==> flow/design.v <==
package calc_pkg;
    typedef struct packed {
        logic on;
        logic off;
        logic mem_rc;
        logic mem_sub;
        logic mem_add;
        logic op_percent;
        logic op_sqrt;
        logic op_div;
        logic op_mul;
        logic op_sub;
        logic op_add;
        logic op_eq;
        logic dot;
        logic num_1;
        logic num_2;
        logic num_3;
        logic num_4;
        logic num_5;
        logic num_6;
        logic num_7;
        logic num_8;
        logic num_9;
        logic num_0;
    } buttons_t;
    typedef enum logic [4:0] {
        B_NONE,          
        B_ON,            
        B_OFF,           
        B_MEM_RC,        
        B_MEM_SUB,       
        B_MEM_ADD,       
        B_OP_PERCENT,    
        B_OP_SQRT,       
        B_OP_DIV,        
        B_OP_MUL,        
        B_OP_SUB,        
        B_OP_ADD,        
        B_OP_EQ,         
        B_DOT,           
        B_NUM_1,         
        B_NUM_2,         
        B_NUM_3,         
        B_NUM_4,         
        B_NUM_5,         
        B_NUM_6,         
        B_NUM_7,         
        B_NUM_8,         
        B_NUM_9,         
        B_NUM_0,         
        B_UNKNOWN        
    } active_button_t;
    function automatic logic isNumberButton(active_button_t active_button);
        isNumberButton = ((active_button >= calc_pkg::B_NUM_1) && (active_button <= calc_pkg::B_NUM_0));
    endfunction
    function automatic logic isOpButton(active_button_t active_button);
        isOpButton = ((active_button >= calc_pkg::B_OP_DIV) && (active_button <= calc_pkg::B_OP_ADD));
    endfunction
    function automatic logic isEqButton(active_button_t active_button);
        isEqButton = (active_button == calc_pkg::B_OP_EQ);
    endfunction
    function automatic logic isDotButton(active_button_t active_button);
        isDotButton = (active_button == calc_pkg::B_DOT);
    endfunction
    typedef logic [3:0] bcd_t;
    function automatic logic [6:0] bcd2segments(bcd_t bcd);
        unique case (bcd)
            4'd0: bcd2segments = 7'b1111110;
            4'd1: bcd2segments = 7'b0110000;
            4'd2: bcd2segments = 7'b1101101;
            4'd3: bcd2segments = 7'b1111001;
            4'd4: bcd2segments = 7'b0110011;
            4'd5: bcd2segments = 7'b1011011;
            4'd6: bcd2segments = 7'b1011111;
            4'd7: bcd2segments = 7'b1110000;
            4'd8: bcd2segments = 7'b1111111;
            4'd9: bcd2segments = 7'b1111011;
            default: bcd2segments = 7'bxxxxxxx;
        endcase
    endfunction
    typedef enum logic [1:0] {
        OP_NONE,
        OP_ADD,
        OP_MUL,
        OP_DIV
    } op_t;
    function automatic op_t button2op(active_button_t active_button);
        unique case (active_button)
            calc_pkg::B_OP_DIV: button2op = calc_pkg::OP_DIV;
            calc_pkg::B_OP_MUL: button2op = calc_pkg::OP_MUL;
            calc_pkg::B_OP_SUB: button2op = calc_pkg::OP_ADD;
            calc_pkg::B_OP_ADD: button2op = calc_pkg::OP_ADD;
            default: button2op = calc_pkg::OP_NONE;
        endcase
    endfunction
    function automatic bcd_t button2bcd(active_button_t active_button);
        unique case (active_button)
            calc_pkg::B_NUM_1: button2bcd = 1;
            calc_pkg::B_NUM_2: button2bcd = 2;
            calc_pkg::B_NUM_3: button2bcd = 3;
            calc_pkg::B_NUM_4: button2bcd = 4;
            calc_pkg::B_NUM_5: button2bcd = 5;
            calc_pkg::B_NUM_6: button2bcd = 6;
            calc_pkg::B_NUM_7: button2bcd = 7;
            calc_pkg::B_NUM_8: button2bcd = 8;
            calc_pkg::B_NUM_9: button2bcd = 9;
            calc_pkg::B_NUM_0: button2bcd = 0;
            default: button2bcd = 0;
        endcase
    endfunction
    parameter NumDigits = 8;
    typedef logic unsigned [$clog2(NumDigits)-1:0] exponent_t;
    typedef struct packed {
        logic error;
        logic sign;
        exponent_t exponent;
        bcd_t [NumDigits-1:0] significand;
    } num_t;
    function automatic num_t neg(num_t num);
        neg = num;
        neg.sign = !num.sign;
    endfunction
endpackage
module alu_add (
    input   logic           clk_i,
    input   logic           rst_i,
    input   logic [36:0]    left_i,      
    input   logic [36:0]    right_i,     
    output  logic           in_ready_o,
    input   logic           in_valid_i,
    output  logic [36:0]    result_o,    
    input   logic           out_ready_i,
    output  logic           out_valid_o
);
typedef enum logic [1:0] {
    S_IDLE,
    S_NORMALIZE,
    S_ADD,
    S_RENORMALIZE
} state_t;
state_t state_d, state_q;
logic [$clog2(calc_pkg::NumDigits):0] counter_d, counter_q;
logic in_ready_d, in_ready_q;
logic out_valid_d, out_valid_q;
assign out_valid_o = out_valid_q;
assign in_ready_o = in_ready_q;
calc_pkg::num_t left_d, left_q;
calc_pkg::num_t right_d, right_q;
calc_pkg::num_t result_d, result_q;
calc_pkg::bcd_t result_extra_d, result_extra_q;
logic carryborrow_d, carryborrow_q;
assign result_o = out_valid_q ? result_q : '0;
logic [4:0] nibble_sum;
always_comb begin
    nibble_sum = 'x;
    carryborrow_d = carryborrow_q;
    if (state_q != S_ADD) begin
        carryborrow_d = 0;
    end else if (left_q.sign == right_q.sign) begin
        nibble_sum =
            left_q.significand[counter_q]
            + right_q.significand[counter_q]
            + 4'(carryborrow_q);
        if (nibble_sum >= 10) begin
            nibble_sum += 6;
        end
        carryborrow_d = nibble_sum[4];
    end else begin
        if (left_q.significand > right_q.significand) begin
            nibble_sum =
                6'(left_q.significand[counter_q])
                - 6'(right_q.significand[counter_q])
                - 6'(carryborrow_q);
        end else begin
            nibble_sum =
                6'(right_q.significand[counter_q])
                - 6'(left_q.significand[counter_q])
                - 6'(carryborrow_q);
        end
        carryborrow_d = nibble_sum[4];
        if ($signed(nibble_sum) < 0) begin
            nibble_sum += 10;
        end
    end
end
always_comb begin
    state_d = state_q;
    out_valid_d = out_valid_q;
    in_ready_d = in_ready_q;
    counter_d = counter_q;
    left_d = left_q;
    right_d = right_q;
    result_d = result_q;
    result_extra_d = result_extra_q;
    unique case (state_q)
        S_IDLE: begin
            result_d = '0;
            if (in_valid_i) begin
                left_d = left_i;
                right_d = right_i;
                state_d = S_NORMALIZE;
                in_ready_d = 0;
            end
        end
        S_NORMALIZE: begin
            if (left_q.exponent < right_q.exponent) begin
                left_d.significand = (left_q.significand >> 4);
                left_d.exponent++;
            end else if (left_q.exponent > right_q.exponent) begin
                right_d.significand = (right_q.significand >> 4);
                right_d.exponent++;
            end else begin
                state_d = S_ADD;
                counter_d = 0;
            end
        end
        S_ADD: begin
            result_d.exponent = left_q.exponent;
            if (left_q.sign == right_q.sign) begin
                result_extra_d = carryborrow_d;
            end
            if (left_q.significand > right_q.significand) begin
                result_d.sign = left_q.sign;
            end else begin
                result_d.sign = right_q.sign;
            end
            result_d.significand[counter_q] = 4'(nibble_sum);
            counter_d++;
            if (counter_d == calc_pkg::NumDigits) begin
                state_d = S_RENORMALIZE;
            end
        end
        S_RENORMALIZE: begin
            if (result_extra_q != '0) begin  
                result_extra_d = '0;
                result_d.significand = ({result_extra_q, result_q.significand} >> 4);
                result_d.exponent++;
                if (result_d.exponent == 0)
                    result_d.error = 1;
            end else if ((result_q.exponent != 0) && (result_q.significand[calc_pkg::NumDigits-1] == 0)) begin  
                result_d.significand = (result_q.significand << 4);
                result_d.exponent--;
            end else begin  
                out_valid_d = 1;
                if (result_d.significand == 0)
                    result_d.sign = 0;
                if (out_valid_q && out_ready_i) begin
                    state_d = S_IDLE;
                    out_valid_d = 0;
                    in_ready_d = 1;
                    result_d = '0;
                end
            end
        end
    endcase
end
always_ff @(posedge clk_i) begin
    if (rst_i) begin
        state_q <= S_IDLE;
        out_valid_q <= 0;
        in_ready_q <= 1;
        counter_q <= '0;
        left_q <= '0;
        right_q <= '0;
        result_q <= '0;
        result_extra_q <= '0;
        carryborrow_q <= 0;
    end else begin
        state_q <= state_d;
        out_valid_q <= out_valid_d;
        in_ready_q <= in_ready_d;
        counter_q <= counter_d;
        left_q <= left_d;
        right_q <= right_d;
        result_q <= result_d;
        result_extra_q <= result_extra_d;
        carryborrow_q <= carryborrow_d;
    end
end
endmodule
Reports on alu_add

Module alu_add before and after one edit of its RTL, step after step.
Lines under "before" count in the file above, lines under "after" in the edited file.
"difference" is "after" less "before", of the values as shown; "rel. change" is that difference over "before", in percent.
Library cell names are shortened.
The mark n/a stands for no value.

Design top: alu_add
Clock port: clk_i
Cell library: sky130hd
Corner: tt_025C_1v80

The edit

Unified diff, file above to edited file.
This change comes from a script, not from a designer. The edited design behaves differently; no optimisation was intended.

```diff
@@ -177,5 +177,5 @@
                 6'(right_q.significand[counter_q])
                 - 6'(left_q.significand[counter_q])
-                - 6'(carryborrow_q);
+                + 6'(carryborrow_q);
         end
         carryborrow_d = nibble_sum[4];
```

Word level

Source: Yosys, flattened and elaborated, memories not mapped. Widths are those after wreduce. Registers that Yosys merges into a memory's read port (data or address) are not register bits. Print and check cells do not count. Equal cells are merged and count once.

Word-level totals:

| element               | before | after | difference | rel. change (%) |
| word-level cells      | 152    | 152   | 0          | 0.00 |
| output and inout bits | 39     | 39    | 0          | 0.00 |
| input port bits       | 78     | 78    | 0          | 0.00 |
| register bits         | 122    | 122   | 0          | 0.00 |

Cells by class:

| element                          | before | after | difference | rel. change (%) |
| bitwise operators                | 10     | 10    | 0          | 0.00 |
| reductions and logical operators | 25     | 25    | 0          | 0.00 |
| mux-type cells                   | 59     | 59    | 0          | 0.00 |
| order comparisons                | 5      | 5     | 0          | 0.00 |
| shift-type cells                 | 4      | 4     | 0          | 0.00 |
| add/sub/neg operators            | 14     | 14    | 0          | 0.00 |
| equal/unequal tests              | 22     | 22    | 0          | 0.00 |

Operator list:

| kind                                        | before | after | difference | rel. change (%) |
| 5-bit by 2-bit subtractor with 5-bit output | 2      | 1     | -1         | -50.00 |
| 5-bit by 2-bit adder with 5-bit output      | 0      | 1     | +1         | n/a |

Operator kinds equal on both sides are left out: 58.

Depth

Longest topological path by Yosys (ltp), each cell counted once; first at word level (registers and memories cut), then after technology mapping (sequential cells cut; the memories' decode and read muxes count).

Logic depth:

| element                       | before | after | difference | rel. change (%) |
| depth after elaboration       | 13     | 13    | 0          | 0.00 |
| ABC_AREA                      | 0      | 0     | n/a        | n/a |
| gate-level depth with buffers | 19     | 20    | +1         | +5.26 |
| gate-level depth less buffers | 17     | 18    | +1         | +5.88 |

Mapped cells and area

Source: synth_stat.txt of the flow (Yosys; design flattened, memories mapped). It holds for the ABC_AREA given above (unset counts as 0); a run with the other value may have another netlist.

Synthesis totals:

| element                            | before | after  | difference | rel. change (%) |
| flip-flops                         | 121    | 121    | 0          | 0.00 |
| sequential part of the area (um^2) | 2422.3 | 2422.3 | 0.0        | 0.00 |
| cell count                         | 1028   | 1019   | -9         | -0.88 |
| mapped area (um^2)                 | 8692.1 | 8441.8 | -250.3     | -2.88 |
| buffer cells                       | 67     | 70     | +3         | +4.48 |

Cell types:

| cell     | before | after | difference | rel. change (%) |
| a21oi_1  | 57     | 80    | +23        | +40.35 |
| a22oi_1  | 28     | 16    | -12        | -42.86 |
| clkbuf_1 | 48     | 59    | +11        | +22.92 |
| a222oi_1 | 6      | 17    | +11        | +183.33 |
| buf_2    | 10     | 1     | -9         | -90.00 |
| o21ai_1  | 9      | 0     | -9         | -100.00 |
| o41ai_1  | 9      | 1     | -8         | -88.89 |
| a211o_1  | 0      | 8     | +8         | n/a |
| nand2b_1 | 17     | 10    | -7         | -41.18 |
| mux2_2   | 1      | 8     | +7         | +700.00 |
| a211oi_1 | 72     | 66    | -6         | -8.33 |
| inv_1    | 68     | 62    | -6         | -8.82 |
| mux2i_1  | 62     | 68    | +6         | +9.68 |
| nand3_1  | 19     | 25    | +6         | +31.58 |
| o31ai_1  | 5      | 11    | +6         | +120.00 |
| nand2_1  | 68     | 73    | +5         | +7.35 |
| or4_1    | 0      | 5     | +5         | n/a |
| o21ai_0  | 29     | 33    | +4         | +13.79 |

Cell types equal on both sides are left out: 8.
The list need not be complete.

Worst setup path after synthesis

Path of least setup slack by OpenSTA after synthesis, without wires, with an ideal clock, recovery checks aside; 20% of the period is set as input and as output delay. Where synthesis merged equal registers, the netlist keeps one of their names.

Timing path post-synthesis:

| element                           | before           | after            | difference | rel. change (%) |
| kind                              | reg-to-reg       | reg-to-reg       | n/a        | n/a |
| start                             | reg counter_q[0] | reg counter_q[0] | n/a        | n/a |
| end                               | reg result_q     | reg result_q     | n/a        | n/a |
| period (ns)                       | 10.0             | 10.0             | 0.0        | 0.00 |
| delay of the path (ns)            | 4.118            | 4.742            | +0.624     | +15.15 |
| library setup time (ns)           | 0.116            | 0.086            | -0.030     | n/a |
| setup slack (ns)                  | 5.882            | 5.259            | -0.623     | n/a |
| required time (ns)                | 9.884            | 9.914            | +0.030     | +0.30 |
| launch time at the first pin (ns) | 0.000            | 0.000            | 0.000      | n/a |
| driving pins on the path          | 18               | 18               | 0          | 0.00 |
| path buffers                      | 2                | 2                | 0          | 0.00 |
| data arrival time (ns)            | 4.002            | 4.656            | +0.654     | +16.34 |
| synthesis period reached (ns)     | 4.118            | 4.741            | +0.623     | +15.13 |

"delay of the path" is the arrival time less input delay plus setup time.
"driving pins on the path" counts driving pins, that of a launching flip-flop among them; a cell with two outputs on the path counts twice.
"synthesis period reached" is the clock period less the worst setup slack; recovery checks do not enter. This is arithmetic on one report: input and output delays are still those of the set period (20% each).
Where an end lacks its bit number, it is one bit of the signal, or one of the new flip-flops if synthesis recoded a state register.
The rows between start and end are the longest chain of elaborated cells between them; the timing report does not say that the signal goes this way. Where chains are equally long, one stands for them.
A line is the first line of the expression or statement that the cell stems from. Yosys adds cells for indexed reads and writes and turns some case tables into memories.

On the way, post-synthesis, before:
Cells stage by stage: dfxtp_1 -> buf_4 -> buf_4 -> mux4_2 -> nand2_1 -> nand2_1 -> nand2_1 -> inv_1 -> fa_1 -> inv_1 -> fa_1 -> ha_1 -> inv_1 -> a2111oi_2 -> a211oi_2 -> mux2i_4 -> o21ai_0 -> a41o_1
Length of the longest elaborated chain: 13
Elaborated cells between the ends (all ways): 26
Those cells by class: 9 x add/sub; 2 x compare; 4 x shift; 8 x mux; 3 x logic

RTL lines, path post-synthesis, before:

| element                                                | RTL line | text |
| start, declared                                        | 143      | `logic [$clog2(calc_pkg::NumDigits):0] counter_d, counter_q;` |
| start, assigned                                        | 263      | `counter_q <= '0;` |
| start, assigned                                        | 273      | `counter_q <= counter_d;` |
| 32-bit by 7-bit variable part select with 4-bit output | 177      | `6'(right_q.significand[counter_q])` |
| 4-bit by 4-bit subtractor with 5-bit output            | 177      |  |
| 5-bit by 2-bit subtractor with 5-bit output            | 177      |  |
| 5-bit two-way mux                                      | 170      | `if (left_q.significand > right_q.significand) begin` |
| 5-bit two-way mux                                      | 160      | `end else if (left_q.sign == right_q.sign) begin` |
| 5-bit two-way mux                                      | 158      | `if (state_q != S_ADD) begin` |
| 4-bit adder                                            | 183      | `nibble_sum += 10;` |
| 4-bit two-way mux                                      | 182      | `if ($signed(nibble_sum) < 0) begin` |
| 4-bit two-way mux                                      | 160      |  |
| 4-bit two-way mux                                      | 158      |  |
| 4-bit by 33-bit variable shift with 32-bit output      | 228      | `result_d.significand[counter_q] = 4'(nibble_sum);` |
| 32-bit OR                                              | 228      |  |
| 32-bit case mux with 3-bit select                      | 196      | `unique case (state_q)` |
| end, assigned                                          | 266      | `result_q <= '0;` |
| end, assigned                                          | 276      | `result_q <= result_d;` |
| end, declared                                          | 150      | `calc_pkg::num_t result_d, result_q;` |

On the way, post-synthesis, after:
Cells stage by stage: dfxtp_1 -> buf_1 -> clkbuf_1 -> mux4_2 -> nand2_1 -> nand2_1 -> nand2_1 -> inv_1 -> fa_1 -> inv_1 -> fa_1 -> ha_1 -> a21boi_0 -> o21ai_0 -> xor2_1 -> a221oi_4 -> nand4_1 -> a211oi_1
Length of the longest elaborated chain: 13
Elaborated cells between the ends (all ways): 26
Those cells by class: 9 x add/sub; 2 x compare; 4 x shift; 8 x mux; 3 x logic

RTL lines, path post-synthesis, after:

| element                                                | RTL line | text |
| start, declared                                        | 143      | `logic [$clog2(calc_pkg::NumDigits):0] counter_d, counter_q;` |
| start, assigned                                        | 263      | `counter_q <= '0;` |
| start, assigned                                        | 273      | `counter_q <= counter_d;` |
| 32-bit by 7-bit variable part select with 4-bit output | 177      | `6'(right_q.significand[counter_q])` |
| 4-bit by 4-bit subtractor with 5-bit output            | 177      |  |
| 5-bit by 2-bit adder with 5-bit output                 | 177      |  |
| 5-bit two-way mux                                      | 170      | `if (left_q.significand > right_q.significand) begin` |
| 5-bit two-way mux                                      | 160      | `end else if (left_q.sign == right_q.sign) begin` |
| 5-bit two-way mux                                      | 158      | `if (state_q != S_ADD) begin` |
| 4-bit adder                                            | 183      | `nibble_sum += 10;` |
| 4-bit two-way mux                                      | 182      | `if ($signed(nibble_sum) < 0) begin` |
| 4-bit two-way mux                                      | 160      |  |
| 4-bit two-way mux                                      | 158      |  |
| 4-bit by 33-bit variable shift with 32-bit output      | 228      | `result_d.significand[counter_q] = 4'(nibble_sum);` |
| 32-bit OR                                              | 228      |  |
| 32-bit case mux with 3-bit select                      | 196      | `unique case (state_q)` |
| end, assigned                                          | 266      | `result_q <= '0;` |
| end, assigned                                          | 276      | `result_q <= result_d;` |
| end, declared                                          | 150      | `calc_pkg::num_t result_d, result_q;` |

Worst path after layout

From the final timing report of the runs of pair 1: the path of least setup slack in the routed layout; clock arrival at registers is part of the times.

Timing path post-layout:

| element                           | before           | after            | difference | rel. change (%) |
| kind                              | reg-to-reg       | reg-to-reg       | n/a        | n/a |
| start                             | reg counter_q[0] | reg counter_q[0] | n/a        | n/a |
| end                               | reg result_q     | reg result_q     | n/a        | n/a |
| data arrival time (ns)            | 4.64             | 4.67             | +0.03      | +0.65 |
| setup slack (ns)                  | 0.43             | 0.42             | -0.01      | n/a |
| period (ns)                       | 4.76             | 4.76             | 0.00       | 0.00 |
| launch time at the first pin (ns) | 0.41             | 0.41             | 0.00       | 0.00 |
| path buffers                      | 1                | 1                | 0          | 0.00 |
| driving pins on the path          | 16               | 17               | +1         | +6.25 |
| library setup time (ns)           | 0.10             | 0.08             | -0.02      | n/a |
| required time (ns)                | 5.07             | 5.09             | +0.02      | +0.39 |

Where an end lacks its bit number, it is one bit of the signal, or one of the new flip-flops if synthesis recoded a state register.
The rows between start and end are the longest chain of elaborated cells between them; the timing report does not say that the signal goes this way. Where chains are equally long, one stands for them.

On the way, post-layout, before:
Cells stage by stage: dfxtp_1 -> buf_12 -> mux4_2 -> nand2_1 -> nand2_1 -> nand2_1 -> inv_1 -> fa_1 -> inv_1 -> fa_1 -> nor3b_1 -> a2111oi_2 -> a211oi_2 -> mux2i_4 -> o21ai_0 -> a41o_1
Length of the longest elaborated chain: 13
Elaborated cells between the ends (all ways): 26
Those cells by class: 9 x add/sub; 2 x compare; 4 x shift; 8 x mux; 3 x logic

RTL lines, path post-layout, before:

| element                                                | RTL line | text |
| start, declared                                        | 143      | `logic [$clog2(calc_pkg::NumDigits):0] counter_d, counter_q;` |
| start, assigned                                        | 263      | `counter_q <= '0;` |
| start, assigned                                        | 273      | `counter_q <= counter_d;` |
| 32-bit by 7-bit variable part select with 4-bit output | 177      | `6'(right_q.significand[counter_q])` |
| 4-bit by 4-bit subtractor with 5-bit output            | 177      |  |
| 5-bit by 2-bit subtractor with 5-bit output            | 177      |  |
| 5-bit two-way mux                                      | 170      | `if (left_q.significand > right_q.significand) begin` |
| 5-bit two-way mux                                      | 160      | `end else if (left_q.sign == right_q.sign) begin` |
| 5-bit two-way mux                                      | 158      | `if (state_q != S_ADD) begin` |
| 4-bit adder                                            | 183      | `nibble_sum += 10;` |
| 4-bit two-way mux                                      | 182      | `if ($signed(nibble_sum) < 0) begin` |
| 4-bit two-way mux                                      | 160      |  |
| 4-bit two-way mux                                      | 158      |  |
| 4-bit by 33-bit variable shift with 32-bit output      | 228      | `result_d.significand[counter_q] = 4'(nibble_sum);` |
| 32-bit OR                                              | 228      |  |
| 32-bit case mux with 3-bit select                      | 196      | `unique case (state_q)` |
| end, assigned                                          | 266      | `result_q <= '0;` |
| end, assigned                                          | 276      | `result_q <= result_d;` |
| end, declared                                          | 150      | `calc_pkg::num_t result_d, result_q;` |

On the way, post-layout, after:
Cells stage by stage: dfxtp_1 -> buf_4 -> mux4_2 -> nand2_1 -> nand2_1 -> nand2_1 -> inv_1 -> fa_1 -> inv_1 -> fa_1 -> ha_1 -> a21boi_0 -> o21ai_0 -> xor2_1 -> a221oi_4 -> nand4_1 -> a211oi_1
Length of the longest elaborated chain: 13
Elaborated cells between the ends (all ways): 26
Those cells by class: 9 x add/sub; 2 x compare; 4 x shift; 8 x mux; 3 x logic

RTL lines, path post-layout, after:

| element                                                | RTL line | text |
| start, declared                                        | 143      | `logic [$clog2(calc_pkg::NumDigits):0] counter_d, counter_q;` |
| start, assigned                                        | 263      | `counter_q <= '0;` |
| start, assigned                                        | 273      | `counter_q <= counter_d;` |
| 32-bit by 7-bit variable part select with 4-bit output | 177      | `6'(right_q.significand[counter_q])` |
| 4-bit by 4-bit subtractor with 5-bit output            | 177      |  |
| 5-bit by 2-bit adder with 5-bit output                 | 177      |  |
| 5-bit two-way mux                                      | 170      | `if (left_q.significand > right_q.significand) begin` |
| 5-bit two-way mux                                      | 160      | `end else if (left_q.sign == right_q.sign) begin` |
| 5-bit two-way mux                                      | 158      | `if (state_q != S_ADD) begin` |
| 4-bit adder                                            | 183      | `nibble_sum += 10;` |
| 4-bit two-way mux                                      | 182      | `if ($signed(nibble_sum) < 0) begin` |
| 4-bit two-way mux                                      | 160      |  |
| 4-bit two-way mux                                      | 158      |  |
| 4-bit by 33-bit variable shift with 32-bit output      | 228      | `result_d.significand[counter_q] = 4'(nibble_sum);` |
| 32-bit OR                                              | 228      |  |
| 32-bit case mux with 3-bit select                      | 196      | `unique case (state_q)` |
| end, assigned                                          | 266      | `result_q <= '0;` |
| end, assigned                                          | 276      | `result_q <= result_d;` |
| end, declared                                          | 150      | `calc_pkg::num_t result_d, result_q;` |

Layout results

Both versions went through the flow (Yosys, OpenROAD) with the same settings in each pair. Constraints: input delay and output delay 20% of the set period each, output load 0.01 pF.

Settings, pair 1:
CORE_UTILIZATION: 40
period_ns: 4.76
CAP_MARGIN: 20
CORE_MARGIN: 2
SLEW_MARGIN: 20

Final reports, pair 1:

| element                                | before   | after    | difference | rel. change (%) |
| utilization after routing              | 0.505    | 0.501    | -0.004     | n/a |
| area of the synthesized netlist (um^2) | 8692.1   | 8441.8   | -250.3     | -2.88 |
| final worst hold slack (ns)            | 0.499    | 0.474    | -0.025     | n/a |
| total die area (um^2)                  | 22925.0  | 22283.0  | -642.0     | -2.80 |
| setup slack of the worst path (ns)     | 0.426    | 0.422    | -0.004     | n/a |
| overall power (W)                      | 0.004406 | 0.004091 | -0.000315  | -7.15 |
| reached clock period (ns)              | 4.334    | 4.338    | +0.004     | +0.09 |
| standard-cell area after layout (um^2) | 10684.0  | 10457.5  | -226.5     | -2.12 |
| summed negative setup slack (ns)       | 0.000    | 0.000    | 0.000      | n/a |

Settings, pair 2:
CORE_MARGIN: 3
CORE_UTILIZATION: 60
CTS_CLUSTER_DIAMETER: 73
CTS_CLUSTER_SIZE: 44
GPL_ROUTABILITY_DRIVEN: 1
PLACE_DENSITY: 0.75
period_ns: 5.71
CAP_MARGIN: 20
SLEW_MARGIN: 20

Final reports, pair 2:

| element                                | before   | after    | difference | rel. change (%) |
| utilization after routing              | 0.755    | 0.761    | +0.006     | n/a |
| area of the synthesized netlist (um^2) | 8692.1   | 8441.8   | -250.3     | -2.88 |
| final worst hold slack (ns)            | 0.506    | 0.484    | -0.022     | n/a |
| total die area (um^2)                  | 15966.8  | 15528.9  | -437.9     | -2.74 |
| setup slack of the worst path (ns)     | 0.803    | 0.792    | -0.011     | n/a |
| overall power (W)                      | 0.003829 | 0.003419 | -0.000410  | -10.71 |
| reached clock period (ns)              | 4.907    | 4.918    | +0.011     | +0.22 |
| standard-cell area after layout (um^2) | 10603.9  | 10279.9  | -324.0     | -3.06 |
| summed negative setup slack (ns)       | 0.000    | 0.000    | 0.000      | n/a |

By "reached clock period" is meant the clock period of the run minus its worst setup slack. This is arithmetic on one report: input and output delays are still those of the set period (20% each).
"overall power" rests on the timing tool's default activity at the inputs, not on a simulated workload.
